==> flow/design.v <==
`timescale 1ns / 1ps
module fbindct_8bit #(
  parameter IN_WIDTH = 8,                                  
  parameter INT_BITS = 6,                                  
  parameter FRAC_BITS = 6,                                 
  parameter INTER_WIDTH = IN_WIDTH + INT_BITS + FRAC_BITS, 
  parameter OUT_WIDTH = 20                                 
)(
  input                                        clk,
  input                                        rst,
  input signed [8*IN_WIDTH-1:0]                x_in,         
  input                                        ready_in,     
  input                                        load,         
  output                                       valid_out,    
  output signed [8*OUT_WIDTH-1:0]              y_out         
);
parameter [1:0] IDLE = 2'b00;
parameter [1:0] WAIT = 2'b01;
parameter [1:0] SEND = 2'b10;
reg [1:0] state;
parameter [1:0] STAGE1 = 2'b00;
parameter [1:0] STAGE2 = 2'b01;
parameter [1:0] STAGE3 = 2'b10;
parameter [1:0] STAGE4 = 2'b11;
reg [1:0] stage;
reg signed [IN_WIDTH-1:0] x_reg_0, x_reg_1, x_reg_2, x_reg_3, x_reg_4, x_reg_5, x_reg_6, x_reg_7;
reg done;
assign valid_out = done;
always @(posedge clk) begin : state_machine
  if (rst) begin
    state <= IDLE;
    stage <= STAGE1;
    done <= 1'b0;
    x_reg_0 <= 0;
    x_reg_1 <= 0;
    x_reg_2 <= 0;
    x_reg_3 <= 0;
    x_reg_4 <= 0;
    x_reg_5 <= 0;
    x_reg_6 <= 0;
    x_reg_7 <= 0;
  end else begin
    case (state)
      IDLE: begin
        if(load) begin
          x_reg_0 <= x_in[1*IN_WIDTH-1:0*IN_WIDTH];
          x_reg_1 <= x_in[2*IN_WIDTH-1:1*IN_WIDTH];
          x_reg_2 <= x_in[3*IN_WIDTH-1:2*IN_WIDTH];
          x_reg_3 <= x_in[4*IN_WIDTH-1:3*IN_WIDTH];
          x_reg_4 <= x_in[5*IN_WIDTH-1:4*IN_WIDTH];
          x_reg_5 <= x_in[6*IN_WIDTH-1:5*IN_WIDTH];
          x_reg_6 <= x_in[7*IN_WIDTH-1:6*IN_WIDTH];
          x_reg_7 <= x_in[8*IN_WIDTH-1:7*IN_WIDTH];
          state <= WAIT;
        end
      end
      WAIT: begin
        case (stage)
          STAGE1: begin 
            stage <= STAGE2;
            done <= 1'b0;
          end
          STAGE2: stage <= STAGE3;
          STAGE3: stage <= STAGE4;
          STAGE4: begin 
            state <= SEND;
            stage <= STAGE1;
            done <= 1'b1;
          end
          default : begin 
            stage <= STAGE1;
          end
        endcase
      end
      SEND: begin
        if(ready_in) begin
          state <= IDLE;
          done <= 1'b0;
        end
      end
      default: state <= IDLE;
    endcase
  end
end
reg signed [INTER_WIDTH-1:0] a_reg_0, a_reg_1, a_reg_2, a_reg_3, a_reg_4, a_reg_5, a_reg_6, a_reg_7;
wire signed [INTER_WIDTH-1:0] a_wire_0, a_wire_1, a_wire_2, a_wire_3, a_wire_4, a_wire_5, a_wire_6, a_wire_7;
assign a_wire_0 = (x_reg_0 + x_reg_7) << FRAC_BITS;
assign a_wire_1 = (x_reg_1 + x_reg_6) << FRAC_BITS;
assign a_wire_2 = (x_reg_2 + x_reg_5) << FRAC_BITS;
assign a_wire_3 = (x_reg_3 + x_reg_4) << FRAC_BITS;
assign a_wire_4 = (x_reg_3 - x_reg_4) << FRAC_BITS;
assign a_wire_5 = (x_reg_2 - x_reg_5) << FRAC_BITS;
assign a_wire_6 = (x_reg_1 - x_reg_6) << FRAC_BITS;
assign a_wire_7 = (x_reg_0 - x_reg_7) << FRAC_BITS;
always @(posedge clk) begin : stage1
  if(rst) begin
    a_reg_0 <= 0;
    a_reg_1 <= 0;
    a_reg_2 <= 0;
    a_reg_3 <= 0;
    a_reg_4 <= 0;
    a_reg_5 <= 0;
    a_reg_6 <= 0;
    a_reg_7 <= 0;
  end else if(stage == STAGE1) begin
    a_reg_0 <= a_wire_0;
    a_reg_1 <= a_wire_1;
    a_reg_2 <= a_wire_2;
    a_reg_3 <= a_wire_3;
    a_reg_4 <= a_wire_4;
    a_reg_5 <= a_wire_5;
    a_reg_6 <= a_wire_6;
    a_reg_7 <= a_wire_7;
  end
end
reg signed [INTER_WIDTH-1:0] b_reg_0, b_reg_1;
wire signed [INTER_WIDTH-1:0] b_wire_0, b_wire_1;
assign b_wire_0 = (a_reg_5>>>2) + (a_reg_5>>>3) + a_reg_6;             
assign b_wire_1 = (b_wire_0>>>1) + (b_wire_0>>>3) - a_reg_5;           
always @(posedge clk) begin : stage2
  if(rst) begin
    b_reg_0 <= 0;
    b_reg_1 <= 0;
  end else if(stage == STAGE2) begin
    b_reg_0 <= b_wire_0;
    b_reg_1 <= b_wire_1;
  end
end
reg signed [INTER_WIDTH-1:0] c_reg_0, c_reg_1, c_reg_2, c_reg_3, c_reg_4, c_reg_5, c_reg_6, c_reg_7;
wire signed [INTER_WIDTH-1:0] c_wire_0, c_wire_1, c_wire_2, c_wire_3, c_wire_4, c_wire_5, c_wire_6, c_wire_7;
assign c_wire_0 = a_reg_0 + a_reg_3;
assign c_wire_1 = a_reg_2 + a_reg_1;
assign c_wire_2 = a_reg_1 - a_reg_2;
assign c_wire_3 = a_reg_0 - a_reg_3;
assign c_wire_4 = a_reg_4 + b_reg_1;
assign c_wire_5 = a_reg_4 - b_reg_1;
assign c_wire_6 = a_reg_7 - b_reg_0;
assign c_wire_7 = b_reg_0 + a_reg_7;
always @(posedge clk) begin : stage3 
  if(rst) begin
    c_reg_0 <= 0;
    c_reg_1 <= 0;
    c_reg_2 <= 0;
    c_reg_3 <= 0;
    c_reg_4 <= 0;
    c_reg_5 <= 0;
    c_reg_6 <= 0;
    c_reg_7 <= 0;
  end else if(stage == STAGE3) begin
    c_reg_0 <= c_wire_0;
    c_reg_1 <= c_wire_1;
    c_reg_2 <= c_wire_2;
    c_reg_3 <= c_wire_3;
    c_reg_4 <= c_wire_4;
    c_reg_5 <= c_wire_5;
    c_reg_6 <= c_wire_6;
    c_reg_7 <= c_wire_7;
  end
end
reg signed [INTER_WIDTH-1:0] d_reg_0, d_reg_1, d_reg_2, d_reg_3, d_reg_4, d_reg_5, d_reg_6;
wire signed [INTER_WIDTH-1:0] d_wire_0, d_wire_1, d_wire_2, d_wire_3, d_wire_4, d_wire_5, d_wire_6;
assign d_wire_0 = c_reg_0 + c_reg_1;                                          
assign d_wire_1 = (d_wire_0>>>1) - c_reg_1;                                   
assign d_wire_2 = c_reg_2 - ((c_reg_3>>>2) + (c_reg_3>>>3));                 
assign d_wire_3 = c_reg_3 + (d_wire_2>>>2) + (d_wire_2>>>3);                 
assign d_wire_4 = c_reg_4 - (c_reg_7>>>3);                                    
assign d_wire_5 = c_reg_5 + (c_reg_6>>>1) + (c_reg_6>>>2) + (c_reg_6>>>3);  
assign d_wire_6 = c_reg_6 - (d_wire_5>>>1);                                   
always @(posedge clk) begin : stage4 
  if(rst) begin
    d_reg_0 <= 0;
    d_reg_1 <= 0;
    d_reg_2 <= 0;
    d_reg_3 <= 0;
    d_reg_4 <= 0;
    d_reg_5 <= 0;
    d_reg_6 <= 0;
  end else if(stage == STAGE4) begin
    d_reg_0 <= d_wire_0;
    d_reg_1 <= d_wire_1;
    d_reg_2 <= d_wire_2;
    d_reg_3 <= d_wire_3;
    d_reg_4 <= d_wire_4;
    d_reg_5 <= d_wire_5;
    d_reg_6 <= d_wire_6;
  end
end
reg [INTER_WIDTH-1:0] c_reg7_delay;
always @(posedge clk) begin : delay_c_reg
  if (rst) begin
    c_reg7_delay <= 1'b0;
  end else begin
    c_reg7_delay <= c_reg_7;
  end
end
assign y_out[1*OUT_WIDTH-1:0*OUT_WIDTH] = d_reg_0;
assign y_out[2*OUT_WIDTH-1:1*OUT_WIDTH] = c_reg7_delay;
assign y_out[3*OUT_WIDTH-1:2*OUT_WIDTH] = d_reg_3;
assign y_out[4*OUT_WIDTH-1:3*OUT_WIDTH] = d_reg_6;
assign y_out[5*OUT_WIDTH-1:4*OUT_WIDTH] = d_reg_1;
assign y_out[6*OUT_WIDTH-1:5*OUT_WIDTH] = d_reg_5;
assign y_out[7*OUT_WIDTH-1:6*OUT_WIDTH] = d_reg_2;
assign y_out[8*OUT_WIDTH-1:7*OUT_WIDTH] = d_reg_4;
endmodule
== Tool chain data of fbindct_8bit ==
The steps from the RTL of fbindct_8bit to its reports follow in flow order.
Lines are those of the file above, counted from 1.
The mark n/a stands for no value.

* Top module: fbindct_8bit
* Clock port: clk
* Standard-cell library: sky130hd
* Timing corner: tt_025C_1v80

== After elaboration ==
Yosys after proc, flatten, opt, wreduce and memory -nomap, before mapping. Memory bits, and registers merged into a memory's read port (data or address), are not among the register bits. Print and check cells are not counted. Equal cells are merged and count once.

* Register bits: 536
* Bits of input ports: 68
* Output and inout port bits: 161

* $add $sub $neg: 31
* Eq/ne operators: 9
* Mux-type cells: 8
* Reductions and logical operators: 6

{| class="wikitable"
|+ Operator list
! cell !! count
|-
| 20-bit adder || 5
|-
| 20-bit subtractor || 4
|-
| 20-bit by 17-bit adder with 20-bit output || 2
|-
| 20-bit by 18-bit adder with 20-bit output || 2
|-
| 20-bit by 19-bit subtractor with 20-bit output || 2
|-
| 8-bit by 8-bit adder with 9-bit output || 4
|-
| 8-bit by 8-bit subtractor with 9-bit output || 4
|-
| 14-bit by 20-bit adder with 20-bit output || 1
|-
| 19-bit by 17-bit adder with 20-bit output || 1
|-
| 19-bit by 20-bit subtractor with 20-bit output || 1
|-
| 20-bit by 15-bit subtractor with 20-bit output || 1
|-
| 20-bit by 17-bit subtractor with 20-bit output || 1
|-
| 20-bit by 19-bit adder with 20-bit output || 1
|-
| 18-bit by 17-bit adder with 19-bit output || 1
|-
| 13-bit by 12-bit adder with 14-bit output || 1
|-
| 2-bit case mux with 4-bit select || 1
|-
| 2-bit == test with constant B || 3
|-
| 2-bit != test with constant B || 3
|-
| 3-bit AND reduction || 2
|-
| 2-bit case mux with 3-bit select || 1
|-
| 2-bit two-way mux || 3
|-
| 2-bit by 1-bit == test with 1-bit output with constant B || 2
|-
| 2-bit zero test || 2
|-
| 1-bit case mux with 2-bit select || 2
|-
| 3-bit != test with constant B || 1
|-
| 2-bit AND reduction || 1
|-
| 2-bit nonzero test || 1
|-
| 1-bit two-way mux || 1
|}

== Logic depth ==
Yosys ltp: most cells in a row. Word level: on the elaborated netlist, between registers, memories and ports. Mapped: between sequential cells and ports; inverters and the memories' decode and read muxes count.

* Depth after elaboration: 4
* ABC_AREA: 1
* Gate-level depth with buffers: 27

== After synthesis ==
Source: synth_stat.txt of the flow (Yosys; design flattened, memories mapped). It holds for the ABC_AREA given above (unset counts as 0); a run with the other value may have another netlist.
The area totals of this step are shown rounded.

{| class="wikitable"
|+ Cells by type
! cell !! count !! total area (um^2)
|-
| sky130_fd_sc_hd__dfxtp_1 || 435 || 8.71E+03
|-
| sky130_fd_sc_hd__ha_1 || 306 || 3.83E+03
|-
| sky130_fd_sc_hd__inv_1 || 764 || 2867.75
|-
| sky130_fd_sc_hd__a21oi_1 || 454 || 2.27E+03
|-
| sky130_fd_sc_hd__o21ai_0 || 403 || 2.02E+03
|-
| sky130_fd_sc_hd__fa_1 || 89 || 1.78E+03
|-
| sky130_fd_sc_hd__nand2_1 || 466 || 1.75E+03
|-
| sky130_fd_sc_hd__nor2_1 || 462 || 1.73E+03
|-
| sky130_fd_sc_hd__xor2_1 || 177 || 1.55E+03
|-
| sky130_fd_sc_hd__nand3_1 || 114 || 570.547
|-
| sky130_fd_sc_hd__clkbuf_1 || 133 || 499.229
|-
| sky130_fd_sc_hd__xnor2_1 || 48 || 420.403
|-
| sky130_fd_sc_hd__o211ai_1 || 48 || 360.346
|-
| sky130_fd_sc_hd__o31ai_1 || 34 || 255.245
|-
| sky130_fd_sc_hd__o21bai_1 || 31 || 232.723
|-
| sky130_fd_sc_hd__buf_4 || 23 || 172.666
|-
| sky130_fd_sc_hd__o221ai_1 || 16 || 140.134
|-
| sky130_fd_sc_hd__nor3_1 || 24 || 120.115
|}

Not listed: further types 37, cells in them 178.

* Cell count: 4205
* Synthesis area: 30000 um^2
* Sequential area: 8700 um^2
* Mapped flip-flops: 435

== Timing after synthesis ==
OpenSTA on the mapped netlist: ideal clock, no wires. The path of least setup slack (recovery checks aside). Input and output delay are each 20% of the period. Register names are those of the netlist, which keeps one name where synthesis merged equal registers.

* Path kind: flip-flop to flip-flop
* From: register (no name shown)
* To: register d_reg_3[17]
* Clock period: 10.0 ns
* Library setup time: 0.056 ns
* Launch time at the first pin: 0.000 ns
* Data arrival time: 4.252 ns
* Data required time: 9.944 ns
* Path slack: 5.693 ns
* Path delay: 4.308 ns
* Stages on the path: 27
* Buffers on the path: 0
* Period reached after synthesis: 4.307 ns

"path delay" is the arrival time less input delay plus setup time.
"stages on the path": output pins that drive a net of the path, with the launching flip-flop's if there is one; two outputs of one cell count as two.
"period reached after synthesis" is the clock period less the worst setup slack; recovery checks do not enter. This is arithmetic on one report: input and output delays are still those of the set period (20% each).

* Cell sequence: sky130_fd_sc_hd__dfxtp_1 -> sky130_fd_sc_hd__inv_1 -> sky130_fd_sc_hd__fa_1 -> sky130_fd_sc_hd__inv_1 -> sky130_fd_sc_hd__ha_1 -> sky130_fd_sc_hd__nand2_1 -> sky130_fd_sc_hd__nor3_1 -> sky130_fd_sc_hd__nor2_1 -> sky130_fd_sc_hd__o21ai_0 -> sky130_fd_sc_hd__nand3_1 -> sky130_fd_sc_hd__nand2_1 -> sky130_fd_sc_hd__xnor2_1 -> sky130_fd_sc_hd__fa_1 -> sky130_fd_sc_hd__inv_1 -> sky130_fd_sc_hd__ha_1 -> sky130_fd_sc_hd__nand2_1 -> sky130_fd_sc_hd__nor2_1 -> sky130_fd_sc_hd__o21ai_0 -> sky130_fd_sc_hd__o211ai_1 -> sky130_fd_sc_hd__nor2_1 -> sky130_fd_sc_hd__nor3_1 -> sky130_fd_sc_hd__nor2_1 -> sky130_fd_sc_hd__o21ai_0 -> sky130_fd_sc_hd__or2_2 -> sky130_fd_sc_hd__nand3_1 -> sky130_fd_sc_hd__nand2_1 -> sky130_fd_sc_hd__inv_1

{| class="wikitable"
|+ RTL lines, path after synthesis
! element !! line !! RTL
|-
| to (assign) || 174 || <nowiki>d_reg_3 <= 0;</nowiki>
|-
| to (assign) || 182 || <nowiki>d_reg_3 <= d_wire_3;</nowiki>
|-
| to (decl) || 160 || <nowiki>reg signed [INTER_WIDTH-1:0] d_reg_0, d_reg_1, d_reg_2, d_reg_3, d_reg_4, d_reg_5, d_reg_6;</nowiki>
|}

Chain of elaborated cells between the ends: none given.

== Worst path after layout ==
From the final timing report of entry A: the path of least setup slack in the routed layout; clock arrival at registers is part of the times.

* Path kind: flip-flop to flip-flop
* From: register a_reg_5[9]
* To: register b_reg_1[19]
* Clock period: 4.79 ns
* Library setup time: 0.10 ns
* Launch time at the first pin: 0.70 ns
* Data arrival time: 5.04 ns
* Data required time: 5.39 ns
* Path slack: 0.35 ns
* Stages on the path: 24
* Buffers on the path: 1

Between the ends stands the longest chain of elaborated cells between them, by number of cells; it is not shown to be the way that was timed. Of several equally long chains one is given.
A line is the first line of the expression or statement that the cell stems from. Yosys adds cells for indexed reads and writes and turns some case tables into memories.

* Cell sequence: sky130_fd_sc_hd__dfxtp_2 -> sky130_fd_sc_hd__fa_1 -> sky130_fd_sc_hd__ha_4 -> sky130_fd_sc_hd__a21o_1 -> sky130_fd_sc_hd__nand3_2 -> sky130_fd_sc_hd__nand2_2 -> sky130_fd_sc_hd__a21oi_4 -> sky130_fd_sc_hd__o21ai_2 -> sky130_fd_sc_hd__nand2_1 -> sky130_fd_sc_hd__a21oi_2 -> sky130_fd_sc_hd__nand2_2 -> sky130_fd_sc_hd__a31oi_4 -> sky130_fd_sc_hd__buf_6 -> sky130_fd_sc_hd__inv_4 -> sky130_fd_sc_hd__fa_1 -> sky130_fd_sc_hd__ha_4 -> sky130_fd_sc_hd__nand2_4 -> sky130_fd_sc_hd__nor3_4 -> sky130_fd_sc_hd__nand4_1 -> sky130_fd_sc_hd__o21ai_1 -> sky130_fd_sc_hd__a21oi_1 -> sky130_fd_sc_hd__xor2_1 -> sky130_fd_sc_hd__o21ai_1 -> sky130_fd_sc_hd__inv_1
* Length of the longest elaborated chain: 4
* Elaborated cells between the ends (all ways): 4
* Those cells by class: add/sub: 4

{| class="wikitable"
|+ RTL lines, path post-layout
! element !! line !! RTL
|-
| from (decl) || 85 || <nowiki>reg signed [INTER_WIDTH-1:0] a_reg_0, a_reg_1, a_reg_2, a_reg_3, a_reg_4, a_reg_5, a_reg_6, a_reg_7;</nowiki>
|-
| from (assign) || 102 || <nowiki>a_reg_5 <= 0;</nowiki>
|-
| from (assign) || 111 || <nowiki>a_reg_5 <= a_wire_5;</nowiki>
|-
| 13-bit by 12-bit adder with 14-bit output || 118 || <nowiki>assign b_wire_0 = (a_reg_5>>>2) + (a_reg_5>>>3) + a_reg_6;</nowiki>
|-
| 14-bit by 20-bit adder with 20-bit output || 118 ||
|-
| 19-bit by 17-bit adder with 20-bit output || 119 || <nowiki>assign b_wire_1 = (b_wire_0>>>1) + (b_wire_0>>>3) - a_reg_5;</nowiki>
|-
| 20-bit by 15-bit subtractor with 20-bit output || 119 ||
|-
| to (assign) || 123 || <nowiki>b_reg_1 <= 0;</nowiki>
|-
| to (assign) || 126 || <nowiki>b_reg_1 <= b_wire_1;</nowiki>
|-
| to (decl) || 116 || <nowiki>reg signed [INTER_WIDTH-1:0] b_reg_0, b_reg_1;</nowiki>
|}

Subject: flow runs of fbindct_8bit

Hi,

Design fbindct_8bit on sky130hd. What follows are 2 stored runs of the flow, each under its own settings; their order means nothing. The constraints put input and output delay at 20% of the set period each and load the outputs with 0.01 pF.
"achieved clock period" = clock period - worst setup slack. The figure is calculated, with input and output delays left at 20% of the set period.
"worst setup path time" means the part of the period allowed to the worst setup path (the constraints hold back 20% at inputs and 20% at outputs) less its slack; where the path has registers, the arrival times of their clocks count too.
Values from the reports are rounded here.

Entry A
==> flow/run.sh <==
#!/bin/bash
# the make line also repeats the synthesis and layout settings of config.mk as NAME=value (left out here)
make -C /OpenROAD-flow-scripts/flow DESIGN_CONFIG=/design/flow/config.mk WORK_HOME=/design/flow/orfs CLKGATE_MAP_FILE= finish
==> flow/config.mk <==
export PLATFORM = sky130hd
export DESIGN_NAME = fbindct_8bit
export DESIGN_NICKNAME = fbindct_8bit
export VERILOG_FILES = /design/flow/design.v
export SDC_FILE = /design/flow/constraint.sdc
export NUM_CORES = 4
export LEC_CHECK = 0
export ABC_AREA = 1
export CAP_MARGIN = 30
export CELL_PAD_IN_SITES_DETAIL_PLACEMENT = 1
export CORE_MARGIN = 4
export CORE_UTILIZATION = 17
export CTS_CLUSTER_SIZE = 78
export HOLD_SLACK_MARGIN = -0.09
export MAX_ROUTING_LAYER = met4
export MIN_ROUTING_LAYER = met2
export PLACE_DENSITY_LB_ADDON = 0.19
export SETUP_SLACK_MARGIN = 1.13
export SLEW_MARGIN = 20
==> flow/constraint.sdc <==
create_clock -name core_clock -period 4.79 [get_ports {clk}]
set_input_delay 0.9580 -clock core_clock [delete_from_list [all_inputs] [get_ports {clk}]]
set_output_delay 0.9580 -clock core_clock [all_outputs]
set_load 0.01 [all_outputs]

==> results of entry A <==
chip area after synthesis (Yosys): 30000 um^2
die area: 190000 um^2
utilization: 0.23
worst setup slack after layout: 0.35 ns
worst hold slack: 0.45 ns
achieved clock period: 4.442 ns
worst setup path time: 4.44 ns
worst setup path kind: flip-flop to flip-flop

Entry B
==> flow/run.sh <==
#!/bin/bash
# the make line also repeats the synthesis and layout settings of config.mk as NAME=value (left out here)
make -C /OpenROAD-flow-scripts/flow DESIGN_CONFIG=/design/flow/config.mk WORK_HOME=/design/flow/orfs CLKGATE_MAP_FILE= finish
==> flow/config.mk <==
export PLATFORM = sky130hd
export DESIGN_NAME = fbindct_8bit
export DESIGN_NICKNAME = fbindct_8bit
export VERILOG_FILES = /design/flow/design.v
export SDC_FILE = /design/flow/constraint.sdc
export NUM_CORES = 4
export LEC_CHECK = 0
export ABC_AREA = 1
export CAP_MARGIN = 30
export CELL_PAD_IN_SITES_DETAIL_PLACEMENT = 1
export CORE_MARGIN = 4
export CORE_UTILIZATION = 17
export CTS_CLUSTER_SIZE = 78
export HOLD_SLACK_MARGIN = -0.09
export MAX_ROUTING_LAYER = met4
export PLACE_DENSITY = 0.43
export SETUP_SLACK_MARGIN = 1.05
export SLEW_MARGIN = 20
==> flow/constraint.sdc <==
create_clock -name core_clock -period 4.79 [get_ports {clk}]
set_input_delay 0.9580 -clock core_clock [delete_from_list [all_inputs] [get_ports {clk}]]
set_output_delay 0.9580 -clock core_clock [all_outputs]
set_load 0.01 [all_outputs]

==> results of entry B <==
chip area after synthesis (Yosys): 30000 um^2
die area: 190000 um^2
utilization: 0.23
worst setup slack after layout: 0.30 ns
worst hold slack: 0.47 ns
achieved clock period: 4.493 ns
worst setup path time: 4.49 ns
worst setup path kind: flip-flop to flip-flop

Regards
